==> flow/design.v <==
module cordic #(parameter WIDTH = 32, ITER = 16)(
    input clk,
    input rst,
    input start,
    input mode,  
    input signed [WIDTH-1:0] x_in,
    input signed [WIDTH-1:0] y_in,
    input signed [WIDTH-1:0] z_in,
    output reg signed [WIDTH-1:0] x_out,
    output reg signed [WIDTH-1:0] y_out,
    output reg signed [WIDTH-1:0] z_out,
    output reg done
);
    localparam signed [WIDTH-1:0] K = 32'sd19898;   
    localparam IDLE = 2'd0, PROCESS = 2'd1, DONE = 2'd2;
    reg signed [WIDTH-1:0] x, y, z;
    reg [4:0] i;
    reg [1:0] state;
    reg mode_r;  
    function signed [WIDTH-1:0] atan_table;
        input [3:0] idx;
        case (idx)
            4'd0:  atan_table = 32'sd25736;
            4'd1:  atan_table = 32'sd15192;
            4'd2:  atan_table = 32'sd8027;
            4'd3:  atan_table = 32'sd4074;
            4'd4:  atan_table = 32'sd2045;
            4'd5:  atan_table = 32'sd1023;
            4'd6:  atan_table = 32'sd511;
            4'd7:  atan_table = 32'sd256;
            4'd8:  atan_table = 32'sd128;
            4'd9:  atan_table = 32'sd64;
            4'd10: atan_table = 32'sd32;
            4'd11: atan_table = 32'sd16;
            4'd12: atan_table = 32'sd8;
            4'd13: atan_table = 32'sd4;
            4'd14: atan_table = 32'sd2;
            default: atan_table = 32'sd1;
        endcase
    endfunction
    always @(posedge clk or posedge rst) begin
        if (rst) begin
            state <= IDLE;
            done <= 0;
            x <= 0; y <= 0; z <= 0;
            x_out <= 0; y_out <= 0; z_out <= 0;
            i <= 0;
            mode_r <= 0;
        end 
        else begin
            case (state)
                IDLE: begin
                    done <= 0;
                    if (start) begin
                        x <= mode ? x_in : K;
                        y <= mode ? y_in : 0;
                        z <= mode ? 0 : z_in;
                        mode_r <= mode;
                        i <= 0;
                        state <= PROCESS;
                    end
                end
                PROCESS: begin
                    if (i < ITER) begin
                        if ((mode_r == 0 && z >= 0) || (mode_r == 1 && y < 0)) begin
                            x <= x - (y >>> i);
                            y <= y + (x >>> i);
                            z <= z - atan_table(i[3:0]);
                        end 
                        else begin
                            x <= x + (y >>> i);
                            y <= y - (x >>> i);
                            z <= z + atan_table(i[3:0]);
                        end
                        i <= i + 1;
                    end 
                    else begin
                        x_out <= x;
                        y_out <= y;
                        z_out <= z;
                        done <= 1;
                        state <= DONE;
                    end
                end
                DONE: begin
                    done <= 0;      
                    state <= IDLE;   
                end
            endcase
        end
    end
endmodule
* Step by step through the tools: cordic
What the tools print for cordic, step after step.
Line numbers count from 1 in the design file above.
Not given: -
- Top module :: cordic
- Clock input :: clk
- Library :: sky130hd
- Library corner :: tt_025C_1v80

* After elaboration
Yosys after proc, flatten, opt, wreduce and memory -nomap, before mapping. Memory bits, and registers merged into a memory's read port (data or address), are not among the register bits. Print and check cells are not counted.
Yosys's memory passes give these memory sizes; they may raise the number of words (mostly to a power of two), join words into wider ones and drop unused or constant bits.
- Flip-flop bits (word level) :: 201
- Memory bits (read-only) :: 480
- Memories kept :: 2
- Input port bits :: 100
- Output and inout bits :: 97
- Word-level cells :: 73
- $add $sub $neg :: 7
- Magnitude comparators :: 3
- Eq/ne operators :: 5
- Shift-type cells :: 2
- Mux-type cells :: 29
- Bitwise logic cells :: 2
- Reduce/logical cells :: 13
** Memories
- (name not given) :: words 16, bits a word 15, rd ports 1, write ports 0, line 22 : case (idx)
- (name not given) :: words 16, bits a word 15, rd ports 1, write ports 0, line 22
** Operators by type and width (number)
- 32-bit two-way mux :: 18
- 32-bit parallel mux with 2-bit select :: 3
- 32-bit adder :: 3
- 32-bit subtractor :: 3
- 32-bit by 5-bit >>> shifter with 32-bit output :: 2
- 32-bit by 1-bit greater-or-equal comparator with 1-bit output with constant B :: 1
- 32-bit by 1-bit < comparator with 1-bit output with constant B :: 1
- 5-bit parallel mux with 2-bit select :: 1
- 5-bit two-way mux :: 2
- 2-bit != test with constant B :: 3
- 2-bit AND reduction :: 3
- 3-bit AND reduction :: 2
- 2-bit parallel mux with 3-bit select :: 1
- 5-bit by 1-bit adder with 5-bit output with constant B :: 1
- 5-bit < comparator with constant B :: 1
- 2-bit nonzero test :: 2
- 2-bit two-way mux :: 2
- 3-bit nonzero test :: 1
- 1-bit logical AND :: 2
- 1-bit inverter :: 2
- 2-bit by 1-bit == test with 1-bit output with constant B :: 1
- 2-bit == test with constant B :: 1
- 2-bit logical NOT :: 1
- 2-bit OR reduction :: 1
- 1-bit parallel mux with 2-bit select :: 1
- 1-bit logical OR :: 1
- 1-bit two-way mux :: 1

* Logic depth
Depth = most cells in a row (Yosys ltp): at word level without a register or memory, in the mapped netlist without a sequential cell, where the memories' decode and read muxes count.
- Depth after elaboration :: 10
- ABC_AREA :: 0
- Depth in mapped cells :: 28
- Gate-level depth less buffers :: 24

* Synthesis result
The flow's flattened synthesis, as Yosys stat reports it; memories are mapped. The netlist is that of the ABC_AREA named above (0 if unset); the other value can give another one.
** Cell types
- sky130_fd_sc_hd__dfrtp_1 :: number 201, total area 5.03E+03 um^2
- sky130_fd_sc_hd__ha_1 :: number 112, total area 1.4E+03 um^2
- sky130_fd_sc_hd__mux2_2 :: number 123, total area 1.39E+03 um^2
- sky130_fd_sc_hd__mux4_2 :: number 58, total area 1.31E+03 um^2
- sky130_fd_sc_hd__nor2_1 :: number 214, total area 803.27 um^2
- sky130_fd_sc_hd__xnor2_1 :: number 89, total area 779.498 um^2
- sky130_fd_sc_hd__a21oi_1 :: number 149, total area 745.715 um^2
- sky130_fd_sc_hd__nand2_1 :: number 187, total area 701.923 um^2
- sky130_fd_sc_hd__o21ai_0 :: number 130, total area 650.624 um^2
- sky130_fd_sc_hd__a221oi_1 :: number 69, total area 604.33 um^2
- sky130_fd_sc_hd__mux2i_1 :: number 57, total area 570.547 um^2
- sky130_fd_sc_hd__xor2_1 :: number 59, total area 516.746 um^2
- sky130_fd_sc_hd__a21o_1 :: number 45, total area 337.824 um^2
- sky130_fd_sc_hd__clkbuf_1 :: number 86, total area 322.81 um^2
- sky130_fd_sc_hd__o22ai_1 :: number 34, total area 212.704 um^2
- sky130_fd_sc_hd__nand2b_1 :: number 33, total area 206.448 um^2
- sky130_fd_sc_hd__mux4_1 :: number 6, total area 157.651 um^2
- sky130_fd_sc_hd__o31ai_1 :: number 21, total area 157.651 um^2
Not listed: further types 76, cells in them 414.
- Standard cells after synthesis :: 2087
- Mapped area :: 18856.8 um^2
- Sequential area :: 5056.1 um^2
- Flip-flop cells :: 202
- Buffer cells :: 132

* Path before layout
Source: OpenSTA report_checks on the synthesized netlist (no wires, ideal clock, input and output delay 20% of the period each), path of least setup slack; recovery checks are left aside. Register names are those of the netlist, which keeps one name where synthesis merged equal registers.
- Kind :: reg-to-reg
- Start :: reg i[0]
- End :: reg y[31]
- Clock period :: 7.0 ns
- Library setup time :: 0.130 ns
- Launch time at the first pin :: 0.000 ns
- Arrival time :: 5.917 ns
- Data required time :: 6.870 ns
- Setup slack :: 0.953 ns
- Path delay :: 6.047 ns
- Stages on the path :: 27
- Buffers on the path :: 5
- Synthesis period reached :: 6.047 ns
"path delay" is the arrival time less input delay plus setup time.
"stages on the path" counts driving pins, that of a launching flip-flop among them; a cell with two outputs on the path counts twice.
"synthesis period reached" is the clock period less the worst setup slack; recovery checks do not enter. This is arithmetic on one report: input and output delays are still those of the set period (20% each).
The rows between start and end are the longest chain of elaborated cells between them; the timing report does not say that the signal goes this way. Where chains are equally long, one stands for them.
Each line given opens the expression or statement behind the cell; cells for indexed reads and writes are added by Yosys, which also makes memories of some case tables.
A register here has more assigning lines than the two given.
- Cell sequence :: sky130_fd_sc_hd__dfrtp_1 > sky130_fd_sc_hd__buf_6 > sky130_fd_sc_hd__buf_12 > sky130_fd_sc_hd__buf_12 > sky130_fd_sc_hd__buf_6 > sky130_fd_sc_hd__buf_6 > sky130_fd_sc_hd__mux2_1 > sky130_fd_sc_hd__a221oi_2 > sky130_fd_sc_hd__o221ai_1 > sky130_fd_sc_hd__o211ai_1 > sky130_fd_sc_hd__ha_1 > sky130_fd_sc_hd__inv_1 > sky130_fd_sc_hd__or4_1 > sky130_fd_sc_hd__o41ai_1 > sky130_fd_sc_hd__xnor2_1 > sky130_fd_sc_hd__ha_1 > sky130_fd_sc_hd__and4_1 > sky130_fd_sc_hd__a221oi_1 > sky130_fd_sc_hd__o31ai_1 > sky130_fd_sc_hd__o31a_1 > sky130_fd_sc_hd__a211oi_1 > sky130_fd_sc_hd__a21oi_1 > sky130_fd_sc_hd__a21oi_1 > sky130_fd_sc_hd__o221ai_1 > sky130_fd_sc_hd__a21oi_1 > sky130_fd_sc_hd__xnor2_1 > sky130_fd_sc_hd__o21ai_1
- Cells in the longest elaborated chain :: 5
- Elaborated cells on any way between the ends :: 9
- Those cells by class :: add/sub (2); compare (1); eq/ne (1); shift (1); mux (3); reduce/logical (1)
** Ends and longest elaborated chain, after synthesis
- from (decl) :: line 17 : reg [4:0] i;
- from (assign) :: line 47 : i <= 0;
- from (assign) :: line 75 : i <= i + 1;
- 32-bit by 5-bit >>> shifter with 32-bit output :: line 72 : y <= y - (x >>> i);
- 32-bit subtractor :: line 72
- 32-bit two-way mux :: line 65 : if ((mode_r == 0 && z >= 0) || (mode_r == 1 && y < 0)) begin
- 32-bit two-way mux :: line 64 : if (i < ITER) begin
- 32-bit parallel mux with 2-bit select :: line 51 : case (state)
- to (assign) :: line 56 : y <= mode ? y_in : 0;
- to (assign) :: line 67 : y <= y + (x >>> i);
- to (decl) :: line 16 : reg signed [WIDTH-1:0] x, y, z;

* Worst path after layout
Path of least setup slack in the final report of run 5 (OpenROAD, finished layout, wires in). Where an end is a register, its clock arrival counts in the times.
- Kind :: reg-to-reg
- Start :: reg i[0]
- End :: reg z[24]
- Clock period :: 7.0 ns
- Library setup time :: 0.15 ns
- Launch time at the first pin :: 0.56 ns
- Arrival time :: 6.94 ns
- Data required time :: 7.42 ns
- Setup slack :: 0.48 ns
- Stages on the path :: 24
- Buffers on the path :: 2
The rows between start and end are the longest chain of elaborated cells between them; the timing report does not say that the signal goes this way. Where chains are equally long, one stands for them.
A memory read counts as a cell of the chain, while the word-level depth stops at memories.
A register here has more assigning lines than the two given.
- Cell sequence :: sky130_fd_sc_hd__dfrtp_4 > sky130_fd_sc_hd__buf_12 > sky130_fd_sc_hd__buf_4 > sky130_fd_sc_hd__inv_1 > sky130_fd_sc_hd__ha_1 > sky130_fd_sc_hd__mux2_2 > sky130_fd_sc_hd__a21oi_1 > sky130_fd_sc_hd__ha_1 > sky130_fd_sc_hd__nand2_1 > sky130_fd_sc_hd__nor3b_1 > sky130_fd_sc_hd__nand3_1 > sky130_fd_sc_hd__o21ai_0 > sky130_fd_sc_hd__xnor2_1 > sky130_fd_sc_hd__ha_1 > sky130_fd_sc_hd__a21o_1 > sky130_fd_sc_hd__a21o_1 > sky130_fd_sc_hd__a21oi_1 > sky130_fd_sc_hd__a211o_1 > sky130_fd_sc_hd__a31oi_1 > sky130_fd_sc_hd__a31oi_1 > sky130_fd_sc_hd__nor2_1 > sky130_fd_sc_hd__or3_1 > sky130_fd_sc_hd__a21oi_1 > sky130_fd_sc_hd__a211oi_1
- Cells in the longest elaborated chain :: 8
- Elaborated cells on any way between the ends :: 16
- Source lines of those cells :: 6
- Those cells by class :: add/sub (2); compare (1); eq/ne (1); mux (9); reduce/logical (1); memory (2)
** Ends and longest elaborated chain, after layout
- from (decl) :: line 17 : reg [4:0] i;
- from (assign) :: line 47 : i <= 0;
- from (assign) :: line 75 : i <= i + 1;
- memory 16 x 15 bit :: line 22 : case (idx)
- 32-bit two-way mux :: line 65 : if ((mode_r == 0 && z >= 0) || (mode_r == 1 && y < 0)) begin
- 32-bit two-way mux :: line 64 : if (i < ITER) begin
- 32-bit two-way mux :: line 51 : case (state)
- 32-bit adder :: line 73 : z <= z + atan_table(i[3:0]);
- 32-bit two-way mux :: line 65
- 32-bit two-way mux :: line 64
- 32-bit parallel mux with 2-bit select :: line 51
- to (assign) :: line 57 : z <= mode ? 0 : z_in;
- to (assign) :: line 68 : z <= z - atan_table(i[3:0]);
- to (decl) :: line 16 : reg signed [WIDTH-1:0] x, y, z;

==> results <==
cordic through Yosys and OpenROAD on sky130hd: 5 stored runs, unordered, with their settings and measured results. The constraints put input and output delay at 20% of the set period each and load the outputs with 0.01 pF.
By "period reached" is meant the clock period of the run minus its worst setup slack. This is arithmetic on one report: input and output delays are still those of the set period (20% each).
"allowed time less slack (worst setup path)" = time allowed to the worst setup path (clock period - input delay - output delay, where it has them) - its slack; a late launch clock adds to it, a late capture clock takes from it.

** Run 1
- Settings :: ABC_AREA=0; CAP_MARGIN=25; CELL_PAD_IN_SITES_DETAIL_PLACEMENT=1; CELL_PAD_IN_SITES_GLOBAL_PLACEMENT=3; CORE_ASPECT_RATIO=0.77; CORE_MARGIN=10; CORE_UTILIZATION=48; CTS_CLUSTER_DIAMETER=67; CTS_CLUSTER_SIZE=62; GPL_ROUTABILITY_DRIVEN=0; GPL_TIMING_DRIVEN=0; MAX_ROUTING_LAYER=met4; PLACE_DENSITY_LB_ADDON=0.2; SLEW_MARGIN=5; TNS_END_PERCENT=65; period_ns=7.1
- Outcome :: no results, placement failed with FLW-0024

** Run 2
- Settings :: ABC_AREA=0; CAP_MARGIN=25; CELL_PAD_IN_SITES_DETAIL_PLACEMENT=0; CELL_PAD_IN_SITES_GLOBAL_PLACEMENT=3; CORE_ASPECT_RATIO=1.92; CORE_MARGIN=10; CORE_UTILIZATION=48; CTS_CLUSTER_DIAMETER=67; GPL_ROUTABILITY_DRIVEN=0; GPL_TIMING_DRIVEN=0; MAX_ROUTING_LAYER=met4; PLACE_DENSITY_LB_ADDON=0.2; SLEW_MARGIN=30; TNS_END_PERCENT=65; period_ns=7.1
- Outcome :: no results, placement failed with FLW-0024

** Run 3
- Settings :: ABC_AREA=1; CELL_PAD_IN_SITES_DETAIL_PLACEMENT=1; CORE_UTILIZATION=63; GPL_ROUTABILITY_DRIVEN=1; GPL_TIMING_DRIVEN=0; HOLD_SLACK_MARGIN=0.08; MAX_ROUTING_LAYER=met4; MIN_ROUTING_LAYER=met1; PLACE_DENSITY=0.57; period_ns=4.31; CAP_MARGIN=20; CORE_MARGIN=2; SLEW_MARGIN=20
- Outcome :: no results, placement failed with DPL-0033

** Run 4
- Settings :: ABC_AREA=0; CAP_MARGIN=25; CELL_PAD_IN_SITES_DETAIL_PLACEMENT=1; CELL_PAD_IN_SITES_GLOBAL_PLACEMENT=3; CORE_UTILIZATION=48; CTS_CLUSTER_DIAMETER=67; GPL_ROUTABILITY_DRIVEN=0; MAX_ROUTING_LAYER=met4; PLACE_DENSITY_LB_ADDON=0.2; TNS_END_PERCENT=65; period_ns=7.1; CORE_MARGIN=2; SLEW_MARGIN=20
- Outcome :: no results, placement failed with FLW-0024

** Run 5
- Settings :: CORE_UTILIZATION=40; period_ns=7.0; CAP_MARGIN=20; CORE_MARGIN=2; SLEW_MARGIN=20
- Lowest hold slack :: 0.492 ns
- Cell area after synthesis :: 18,856.8 um^2
- Period reached :: 6.517 ns
- Die outline area :: 48,894.1 um^2
- Final setup TNS :: 0.000 ns
- Utilization of the finished layout :: 0.481
- Allowed time less slack (worst setup path) :: 6.52 ns
- Kind of the worst setup path :: reg-to-reg
- Worst slack on setup checks :: 0.483 ns
- Standard-cell area after layout :: 22,379.0 um^2
